==> flow/design.v <==
`timescale 1 ns / 1 ps
module ame_sobel_filter #(
    parameter LINE_DATA_BITS = 7,
    parameter COMP_DATA_BITS = 8
) (
    input logic clk_i,
    input logic rst_n_i,
    input  logic comp_init_i,
    output logic comp_done_o,
    input logic [5:0] [LINE_DATA_BITS-1:0] line_data_i,
    output logic [3:0] [3:0] [COMP_DATA_BITS-1:0] comp_data_o
);
typedef enum logic [2:0] {
    IDLE   = 3'b000,
    COMP_1 = 3'b001,
    COMP_2 = 3'b010,
    COMP_3 = 3'b011,
    COMP_4 = 3'b100,
    COMP_5 = 3'b101,
    COMP_6 = 3'b110
} state_t;
state_t ctl_sta;
logic [5:0] [1:0] [COMP_DATA_BITS-1:0] line_data;
logic [3:0] [3:0] [COMP_DATA_BITS-1:0] comp_data;
typedef enum logic {
    DATA_1 = 1'b0,
    DATA_2 = 1'b1
} comp_data_t;
generate
    for (genvar i = 0; i < 6; i++) begin: comp_block
        assign line_data[i][DATA_1] = line_data_i[i];
        assign line_data[i][DATA_2] = line_data_i[i] << 1;
    end
endgenerate
logic comp_done;
assign comp_done_o = comp_done;
assign comp_data_o = comp_data;
always_ff @(posedge clk_i or negedge rst_n_i)
begin
    if (!rst_n_i) begin
        ctl_sta <= IDLE;
        comp_done <= 'b0;
        comp_data <= 'b0;
    end else begin
        case (ctl_sta)
            IDLE:
                ctl_sta <= comp_init_i ? COMP_1 : ctl_sta;
            COMP_1:
                ctl_sta <= COMP_2;
            COMP_2:
                ctl_sta <= COMP_3;
            COMP_3:
                ctl_sta <= COMP_4;
            COMP_4:
                ctl_sta <= COMP_5;
            COMP_5:
                ctl_sta <= COMP_6;
            COMP_6:
                ctl_sta <= comp_init_i ? COMP_1 : IDLE;
            default:
                ctl_sta <= IDLE;
        endcase
        comp_done <= (ctl_sta == COMP_6);
        case (ctl_sta)
            IDLE:
                comp_data <= 'b0;
            COMP_1: begin
                comp_data[0][0] <= - line_data[0][DATA_1] - line_data[1][DATA_2] - line_data[2][DATA_1];
                comp_data[1][0] <= - line_data[1][DATA_1] - line_data[2][DATA_2] - line_data[3][DATA_1];
                comp_data[2][0] <= - line_data[2][DATA_1] - line_data[3][DATA_2] - line_data[4][DATA_1];
                comp_data[3][0] <= - line_data[3][DATA_1] - line_data[4][DATA_2] - line_data[5][DATA_1];
            end
            COMP_2: begin
                comp_data[0][1] <= - line_data[0][DATA_1] - line_data[1][DATA_2] - line_data[2][DATA_1];
                comp_data[1][1] <= - line_data[1][DATA_1] - line_data[2][DATA_2] - line_data[3][DATA_1];
                comp_data[2][1] <= - line_data[2][DATA_1] - line_data[3][DATA_2] - line_data[4][DATA_1];
                comp_data[3][1] <= - line_data[3][DATA_1] - line_data[4][DATA_2] - line_data[5][DATA_1];
            end
            COMP_3: begin
                comp_data[0][0] <= comp_data[0][0] + line_data[0][DATA_1] + line_data[1][DATA_2] + line_data[2][DATA_1];
                comp_data[1][0] <= comp_data[1][0] + line_data[1][DATA_1] + line_data[2][DATA_2] + line_data[3][DATA_1];
                comp_data[2][0] <= comp_data[2][0] + line_data[2][DATA_1] + line_data[3][DATA_2] + line_data[4][DATA_1];
                comp_data[3][0] <= comp_data[3][0] + line_data[3][DATA_1] + line_data[4][DATA_2] + line_data[5][DATA_1];
                comp_data[0][2] <= - line_data[0][DATA_1] - line_data[1][DATA_2] - line_data[2][DATA_1];
                comp_data[1][2] <= - line_data[1][DATA_1] - line_data[2][DATA_2] - line_data[3][DATA_1];
                comp_data[2][2] <= - line_data[2][DATA_1] - line_data[3][DATA_2] - line_data[4][DATA_1];
                comp_data[3][2] <= - line_data[3][DATA_1] - line_data[4][DATA_2] - line_data[5][DATA_1];
            end
            COMP_4: begin
                comp_data[0][1] <= comp_data[0][1] + line_data[0][DATA_1] + line_data[1][DATA_2] + line_data[2][DATA_1];
                comp_data[1][1] <= comp_data[1][1] + line_data[1][DATA_1] + line_data[2][DATA_2] + line_data[3][DATA_1];
                comp_data[2][1] <= comp_data[2][1] + line_data[2][DATA_1] + line_data[3][DATA_2] + line_data[4][DATA_1];
                comp_data[3][1] <= comp_data[3][1] + line_data[3][DATA_1] + line_data[4][DATA_2] + line_data[5][DATA_1];
                comp_data[0][3] <= - line_data[0][DATA_1] - line_data[1][DATA_2] - line_data[2][DATA_1];
                comp_data[1][3] <= - line_data[1][DATA_1] - line_data[2][DATA_2] - line_data[3][DATA_1];
                comp_data[2][3] <= - line_data[2][DATA_1] - line_data[3][DATA_2] - line_data[4][DATA_1];
                comp_data[3][3] <= - line_data[3][DATA_1] - line_data[4][DATA_2] - line_data[5][DATA_1];
            end
            COMP_5: begin
                comp_data[0][2] <= comp_data[0][2] + line_data[0][DATA_1] + line_data[1][DATA_2] + line_data[2][DATA_1];
                comp_data[1][2] <= comp_data[1][2] + line_data[1][DATA_1] + line_data[2][DATA_2] + line_data[3][DATA_1];
                comp_data[2][2] <= comp_data[2][2] + line_data[2][DATA_1] + line_data[3][DATA_2] + line_data[4][DATA_1];
                comp_data[3][2] <= comp_data[3][2] + line_data[3][DATA_1] + line_data[4][DATA_2] + line_data[5][DATA_1];
            end
            COMP_6: begin
                comp_data[0][3] <= comp_data[0][3] + line_data[0][DATA_1] + line_data[1][DATA_2] + line_data[2][DATA_1];
                comp_data[1][3] <= comp_data[1][3] + line_data[1][DATA_1] + line_data[2][DATA_2] + line_data[3][DATA_1];
                comp_data[2][3] <= comp_data[2][3] + line_data[2][DATA_1] + line_data[3][DATA_2] + line_data[4][DATA_1];
                comp_data[3][3] <= comp_data[3][3] + line_data[3][DATA_1] + line_data[4][DATA_2] + line_data[5][DATA_1];
            end
            default:
                comp_data <= 'b0;
        endcase
    end
end
endmodule
Lab notebook: ame_sobel_filter

From RTL to reports: ame_sobel_filter
Each step is given for the RTL above and for the edited RTL.
"before" refers to lines of the RTL above, "after" to lines of the edited file.
"delta": "after" minus "before" as printed here. "rel_change_pct": 100 x difference / "before".
{ "inputs": {"top": "ame_sobel_filter", "clock": "clk_i", "cell_library": "sky130hd", "corner": "tt_025C_1v80"} }

The edit
Unified diff, file above to edited file.
A script made this edit. It changes what the design does and was not meant as an optimisation.
begin of diff
@@ -1,5 +1,5 @@
 `timescale 1 ns / 1 ps
 module ame_sobel_filter #(
-    parameter LINE_DATA_BITS = 7,
+    parameter LINE_DATA_BITS = 8,
     parameter COMP_DATA_BITS = 8
 ) (
end of diff

Word level
Counts by Yosys on the flattened word-level netlist (proc, flatten, opt, wreduce; memories kept). Register bits leave out memories and registers merged into their read ports (data or address). Print and check cells are left out. Cells with the same type and inputs are merged into one.
{ "bits": {"columns": ["item", "before", "after", "delta", "rel_change_pct"], "rows": [
  ["elab_cells", 97, 97, 0, 0.00],
  ["register_bits", 132, 132, 0, 0.00],
  ["out_inout_bits", 129, 129, 0, 0.00],
  ["in_bits", 45, 51, 6, 13.33]
]} }
{ "op_classes": {"columns": ["item", "before", "after", "delta", "rel_change_pct"], "rows": [
  ["mux", 19, 19, 0, 0.00],
  ["equal", 7, 7, 0, 0.00],
  ["reduce_and_logical", 5, 5, 0, 0.00],
  ["n_addsub", 60, 60, 0, 0.00]
]} }
{ "op_table": {"columns": ["op", "before", "after", "delta", "rel_change_pct"], "rows": [
  ["8-bit by 7-bit adder with 8-bit output", 32, 0, -32, -100.00],
  ["8-bit adder", 16, 48, 32, 200.00],
  ["7-bit negation with 8-bit output", 4, 0, -4, -100.00],
  ["8-bit by 7-bit subtractor with 8-bit output", 4, 0, -4, -100.00],
  ["8-bit subtractor", 4, 8, 4, 100.00],
  ["8-bit negation", 0, 4, 4, null],
  ["8-bit case mux with 3-bit select", 16, 16, 0, 0.00],
  ["4-bit OR reduction", 4, 4, 0, 0.00],
  ["3-bit == test with constant B", 3, 3, 0, 0.00],
  ["3-bit by 2-bit == test with 1-bit output with constant B", 2, 2, 0, 0.00],
  ["3-bit by 1-bit == test with 1-bit output with constant B", 1, 1, 0, 0.00],
  ["3-bit logical NOT", 1, 1, 0, 0.00],
  ["1-bit two-way mux", 1, 1, 0, 0.00],
  ["3-bit two-way mux", 1, 1, 0, 0.00],
  ["2-bit inequality test with constant B", 1, 1, 0, 0.00],
  ["3-bit case mux with 7-bit select", 1, 1, 0, 0.00]
]} }

Logic depth
Yosys ltp: most cells in a row. Word level: on the elaborated netlist, between registers, memories and ports. Mapped: between sequential cells and ports; inverters and the memories' decode and read muxes count.
{ "logic_depth": {"columns": ["item", "before", "after", "delta", "rel_change_pct"], "rows": [
  ["word_depth", 4, 4, 0, 0.00],
  ["abc_area", "0", "0", null, null],
  ["depth_mapped", 11, 11, 0, 0.00],
  ["mapped_depth_nobuf", 11, 11, 0, 0.00]
]} }

Synthesis result
Yosys stat after the flow's synthesis: flattened, memories mapped to cells. It holds for the ABC_AREA given above (unset counts as 0); a run with the other value may have another netlist.
{ "by_type": {"columns": ["type", "before", "after", "delta", "rel_change_pct"], "rows": [
  ["sky130_fd_sc_hd__a22oi_1", 81, 112, 31, 38.27],
  ["sky130_fd_sc_hd__a21oi_1", 152, 172, 20, 13.16],
  ["sky130_fd_sc_hd__xnor2_1", 62, 80, 18, 29.03],
  ["sky130_fd_sc_hd__xor2_1", 28, 44, 16, 57.14],
  ["sky130_fd_sc_hd__o31ai_1", 15, 0, -15, -100.00],
  ["sky130_fd_sc_hd__a211oi_1", 34, 20, -14, -41.18],
  ["sky130_fd_sc_hd__a221oi_1", 13, 0, -13, -100.00],
  ["sky130_fd_sc_hd__o21bai_1", 8, 20, 12, 150.00],
  ["sky130_fd_sc_hd__o21ai_0", 51, 40, -11, -21.57],
  ["sky130_fd_sc_hd__a2111o_1", 8, 0, -8, -100.00],
  ["sky130_fd_sc_hd__nand4_1", 8, 0, -8, -100.00],
  ["sky130_fd_sc_hd__o211a_1", 8, 0, -8, -100.00],
  ["sky130_fd_sc_hd__o21a_1", 8, 0, -8, -100.00],
  ["sky130_fd_sc_hd__or2_2", 8, 0, -8, -100.00],
  ["sky130_fd_sc_hd__clkbuf_8", 7, 0, -7, -100.00],
  ["sky130_fd_sc_hd__nand2b_1", 5, 12, 7, 140.00],
  ["sky130_fd_sc_hd__nand2_1", 22, 16, -6, -27.27],
  ["sky130_fd_sc_hd__a21oi_2", 6, 0, -6, -100.00]
]} }
The list need not be complete.
{ "synth_totals": {"columns": ["item", "before", "after", "delta", "rel_change_pct"], "rows": [
  ["seq_area_um2", 3404.5, 3404.5, 0.0, 0.00],
  ["ff_cells", 136, 136, 0, 0.00],
  ["cells", 1472, 1441, -31, -2.11],
  ["buf_cells", 55, 54, -1, -1.82],
  ["yosys_area_um2", 14212.4, 13918.3, -294.1, -2.07]
]} }

Path before layout
OpenSTA on the mapped netlist: ideal clock, no wires. The path of least setup slack (recovery checks aside). Input and output delay are each 20% of the period. Register names are those of the netlist, which keeps one name where synthesis merged equal registers.
{ "synth_timing": {"columns": ["item", "before", "after", "delta", "rel_change_pct"], "rows": [
  ["kind", "in2reg", "in2reg", null, null],
  ["startpoint", "input port line_data_i", "input port line_data_i", null, null],
  ["endpoint", "register comp_data", "register comp_data", null, null],
  ["setup_time_ns", 0.142, 0.082, -0.060, null],
  ["path_buffers", 0, 0, 0, null],
  ["launch_ns", 1.000, 1.000, 0.000, 0.00],
  ["path_delay_ns", 2.772, 2.603, -0.169, -6.10],
  ["driving_pins", 11, 11, 0, 0.00],
  ["arrival_time_ns", 3.630, 3.521, -0.109, -3.00],
  ["setup_slack_ns", 1.228, 1.397, 0.169, null],
  ["in_delay_ns", 1.000, 1.000, 0.000, 0.00],
  ["tclk_ns", 5.0, 5.0, 0.0, 0.00],
  ["t_required_ns", 4.858, 4.918, 0.060, 1.24],
  ["synth_period_reached_ns", 3.772, 3.603, -0.169, -4.48]
]} }
"path_delay_ns" = arrival - input delay + setup time.
"driving_pins": output pins that drive a net of the path, with the launching flip-flop's if there is one; two outputs of one cell count as two.
"synth_period_reached_ns" = period - worst setup slack (recovery checks aside). The figure is calculated, with input and output delays left at 20% of the set period.
An end named without its bit number is one bit of that signal or, where synthesis recoded a state register, one of its new flip-flops.
Between the ends stands the longest chain of elaborated cells between them, by number of cells; it is not shown to be the way that was timed. Of several equally long chains one is given.
A line is the first line of the expression or statement that the cell stems from. Yosys adds cells for indexed reads and writes and turns some case tables into memories.
At most two assigning lines are given for a register; there are more.
{ "synth_via_before": {"cell_sequence": "sky130_fd_sc_hd__inv_1 sky130_fd_sc_hd__fa_1 sky130_fd_sc_hd__inv_1 sky130_fd_sc_hd__fa_1 sky130_fd_sc_hd__ha_1 sky130_fd_sc_hd__fa_1 sky130_fd_sc_hd__a21o_1 sky130_fd_sc_hd__a21oi_1 sky130_fd_sc_hd__xnor2_1 sky130_fd_sc_hd__a221oi_1 sky130_fd_sc_hd__a32oi_1", "elab_chain_len": 3, "cone_cells": 5, "cone_classes": "add/sub: 4; mux: 1"} }
{ "synth_rtl_before": {"columns": ["item", "line_no", "rtl"], "rows": [
  ["start, declared", 10, "input logic [5:0] [LINE_DATA_BITS-1:0] line_data_i,"],
  ["8-bit adder", 101, "comp_data[1][2] <= comp_data[1][2] + line_data[1][DATA_1] + line_data[2][DATA_2] + line_data[3][DATA_1];"],
  ["8-bit by 7-bit adder with 8-bit output", 101, null],
  ["8-bit case mux with 3-bit select", 64, "case (ctl_sta)"],
  ["end, assigned", 43, "comp_data <= 'b0;"],
  ["end, assigned", 66, "comp_data <= 'b0;"],
  ["end, declared", 24, "logic [3:0] [3:0] [COMP_DATA_BITS-1:0] comp_data;"]
]} }
{ "synth_via_after": {"cell_sequence": "sky130_fd_sc_hd__inv_1 sky130_fd_sc_hd__fa_1 sky130_fd_sc_hd__inv_1 sky130_fd_sc_hd__fa_1 sky130_fd_sc_hd__ha_1 sky130_fd_sc_hd__fa_1 sky130_fd_sc_hd__a21o_1 sky130_fd_sc_hd__a21oi_1 sky130_fd_sc_hd__xnor2_1 sky130_fd_sc_hd__nand2_1 sky130_fd_sc_hd__a31oi_1", "elab_chain_len": 4, "cone_cells": 7, "cone_classes": "add/sub: 6; mux: 1"} }
{ "synth_rtl_after": {"columns": ["item", "line_no", "rtl"], "rows": [
  ["start, declared", 10, "input logic [5:0] [LINE_DATA_BITS-1:0] line_data_i,"],
  ["8-bit adder (3 in a row)", 82, "comp_data[2][0] <= comp_data[2][0] + line_data[2][DATA_1] + line_data[3][DATA_2] + line_data[4][DATA_1];"],
  ["8-bit case mux with 3-bit select", 64, "case (ctl_sta)"],
  ["end, assigned", 43, "comp_data <= 'b0;"],
  ["end, assigned", 66, "comp_data <= 'b0;"],
  ["end, declared", 24, "logic [3:0] [3:0] [COMP_DATA_BITS-1:0] comp_data;"]
]} }

Timing after layout
Path of least setup slack in the final report of each run of pair 1 (OpenROAD, finished layout, wires in). Where an end is a register, its clock arrival counts in the times.
{ "layout_timing": {"columns": ["item", "before", "after", "delta", "rel_change_pct"], "rows": [
  ["kind", "in2reg", "in2reg", null, null],
  ["startpoint", "input port line_data_i", "input port line_data_i", null, null],
  ["endpoint", "register comp_data", "register comp_data", null, null],
  ["setup_slack_ns", 0.23, 0.38, 0.15, null],
  ["arrival_time_ns", 4.44, 4.28, -0.16, -3.60],
  ["in_delay_ns", 0.86, 0.86, 0.00, 0.00],
  ["driving_pins", 11, 12, 1, 9.09],
  ["path_buffers", 1, 1, 0, 0.00],
  ["launch_ns", 0.86, 0.86, 0.00, 0.00],
  ["tclk_ns", 4.3, 4.3, 0.0, 0.00],
  ["setup_time_ns", 0.07, 0.07, 0.00, null],
  ["t_required_ns", 4.68, 4.67, -0.01, -0.21]
]} }
An end named without its bit number is one bit of that signal or, where synthesis recoded a state register, one of its new flip-flops.
Between the ends stands the longest chain of elaborated cells between them, by number of cells; it is not shown to be the way that was timed. Of several equally long chains one is given.
At most two assigning lines are given for a register; there are more.
{ "layout_via_before": {"cell_sequence": "sky130_fd_sc_hd__clkdlybuf4s50_1 sky130_fd_sc_hd__inv_1 sky130_fd_sc_hd__fa_1 sky130_fd_sc_hd__fa_1 sky130_fd_sc_hd__inv_1 sky130_fd_sc_hd__ha_1 sky130_fd_sc_hd__a211oi_1 sky130_fd_sc_hd__o21ai_0 sky130_fd_sc_hd__a211o_1 sky130_fd_sc_hd__and3_1 sky130_fd_sc_hd__a21oi_1", "elab_chain_len": 2, "cone_cells": 3, "cone_classes": "add/sub: 2; mux: 1"} }
{ "layout_rtl_before": {"columns": ["item", "line_no", "rtl"], "rows": [
  ["start, declared", 10, "input logic [5:0] [LINE_DATA_BITS-1:0] line_data_i,"],
  ["8-bit by 7-bit adder with 8-bit output", 80, "comp_data[0][0] <= comp_data[0][0] + line_data[0][DATA_1] + line_data[1][DATA_2] + line_data[2][DATA_1];"],
  ["8-bit case mux with 3-bit select", 64, "case (ctl_sta)"],
  ["end, assigned", 43, "comp_data <= 'b0;"],
  ["end, assigned", 66, "comp_data <= 'b0;"],
  ["end, declared", 24, "logic [3:0] [3:0] [COMP_DATA_BITS-1:0] comp_data;"]
]} }
{ "layout_via_after": {"cell_sequence": "sky130_fd_sc_hd__clkdlybuf4s50_1 sky130_fd_sc_hd__inv_1 sky130_fd_sc_hd__fa_1 sky130_fd_sc_hd__inv_1 sky130_fd_sc_hd__fa_1 sky130_fd_sc_hd__ha_1 sky130_fd_sc_hd__fa_1 sky130_fd_sc_hd__a21o_1 sky130_fd_sc_hd__a21oi_1 sky130_fd_sc_hd__xnor2_1 sky130_fd_sc_hd__nand2_1 sky130_fd_sc_hd__a31oi_1", "elab_chain_len": 3, "cone_cells": 5, "cone_classes": "add/sub: 4; mux: 1"} }
{ "layout_rtl_after": {"columns": ["item", "line_no", "rtl"], "rows": [
  ["start, declared", 10, "input logic [5:0] [LINE_DATA_BITS-1:0] line_data_i,"],
  ["8-bit adder (2 in a row)", 102, "comp_data[2][2] <= comp_data[2][2] + line_data[2][DATA_1] + line_data[3][DATA_2] + line_data[4][DATA_1];"],
  ["8-bit case mux with 3-bit select", 64, "case (ctl_sta)"],
  ["end, assigned", 43, "comp_data <= 'b0;"],
  ["end, assigned", 66, "comp_data <= 'b0;"],
  ["end, declared", 24, "logic [3:0] [3:0] [COMP_DATA_BITS-1:0] comp_data;"]
]} }

Layout results
Runs of the flow (Yosys, OpenROAD) on both versions; the two runs of a pair have the same settings. The constraints put input and output delay at 20% of the set period each and load the outputs with 0.01 pF.
{ "flow_settings_pair_1": {"CORE_UTILIZATION": 40, "period_ns": 4.3, "CAP_MARGIN": 20, "CORE_MARGIN": 2, "SLEW_MARGIN": 20} }
{ "results_pair_1": {"columns": ["item", "before", "after", "delta", "rel_change_pct"], "rows": [
  ["synth_area_um2", 14212.4, 13918.3, -294.1, -2.07],
  ["finalUtil_frac", 0.501, 0.495, -0.006, null],
  ["totalPower_mw", 12.395, 11.883, -0.512, -4.13],
  ["post_route_stdcell_area_um2", 17678.2, 17026.3, -651.9, -3.69],
  ["dieArea_um2", 37054.3, 36303.6, -750.7, -2.03],
  ["setup_ws_ns", 0.234, 0.382, 0.148, null],
  ["final_setup_tns_ns", 0.000, 0.000, 0.000, null],
  ["clock_period_reached_ns", 4.066, 3.918, -0.148, -3.64]
]} }
{ "flow_settings_pair_2": {"ABC_AREA": 0, "CELL_PAD_IN_SITES_GLOBAL_PLACEMENT": 3, "CORE_UTILIZATION": 37, "CTS_CLUSTER_DIAMETER": 167, "CTS_CLUSTER_SIZE": 72, "MAX_ROUTING_LAYER": "met5", "period_ns": 3.73, "CAP_MARGIN": 20, "CORE_MARGIN": 2, "SLEW_MARGIN": 20} }
{ "results_pair_2": {"columns": ["item", "before", "after", "delta", "rel_change_pct"], "rows": [
  ["synth_area_um2", 14212.4, 13918.3, -294.1, -2.07],
  ["finalUtil_frac", 0.508, 0.497, -0.011, null],
  ["totalPower_mw", 15.421, 15.096, -0.325, -2.11],
  ["post_route_stdcell_area_um2", 19179.6, 18529.0, -650.6, -3.39],
  ["dieArea_um2", 39996.0, 39184.2, -811.8, -2.03],
  ["setup_ws_ns", 0.026, 0.072, 0.046, null],
  ["final_setup_tns_ns", 0.000, 0.000, 0.000, null],
  ["clock_period_reached_ns", 3.704, 3.658, -0.046, -1.24]
]} }
By "clock_period_reached_ns" is meant the clock period of the run minus its worst setup slack. This is arithmetic on one report: input and output delays are still those of the set period (20% each).
"totalPower_mw": no workload was simulated; the value follows from the tool's default switching activity.
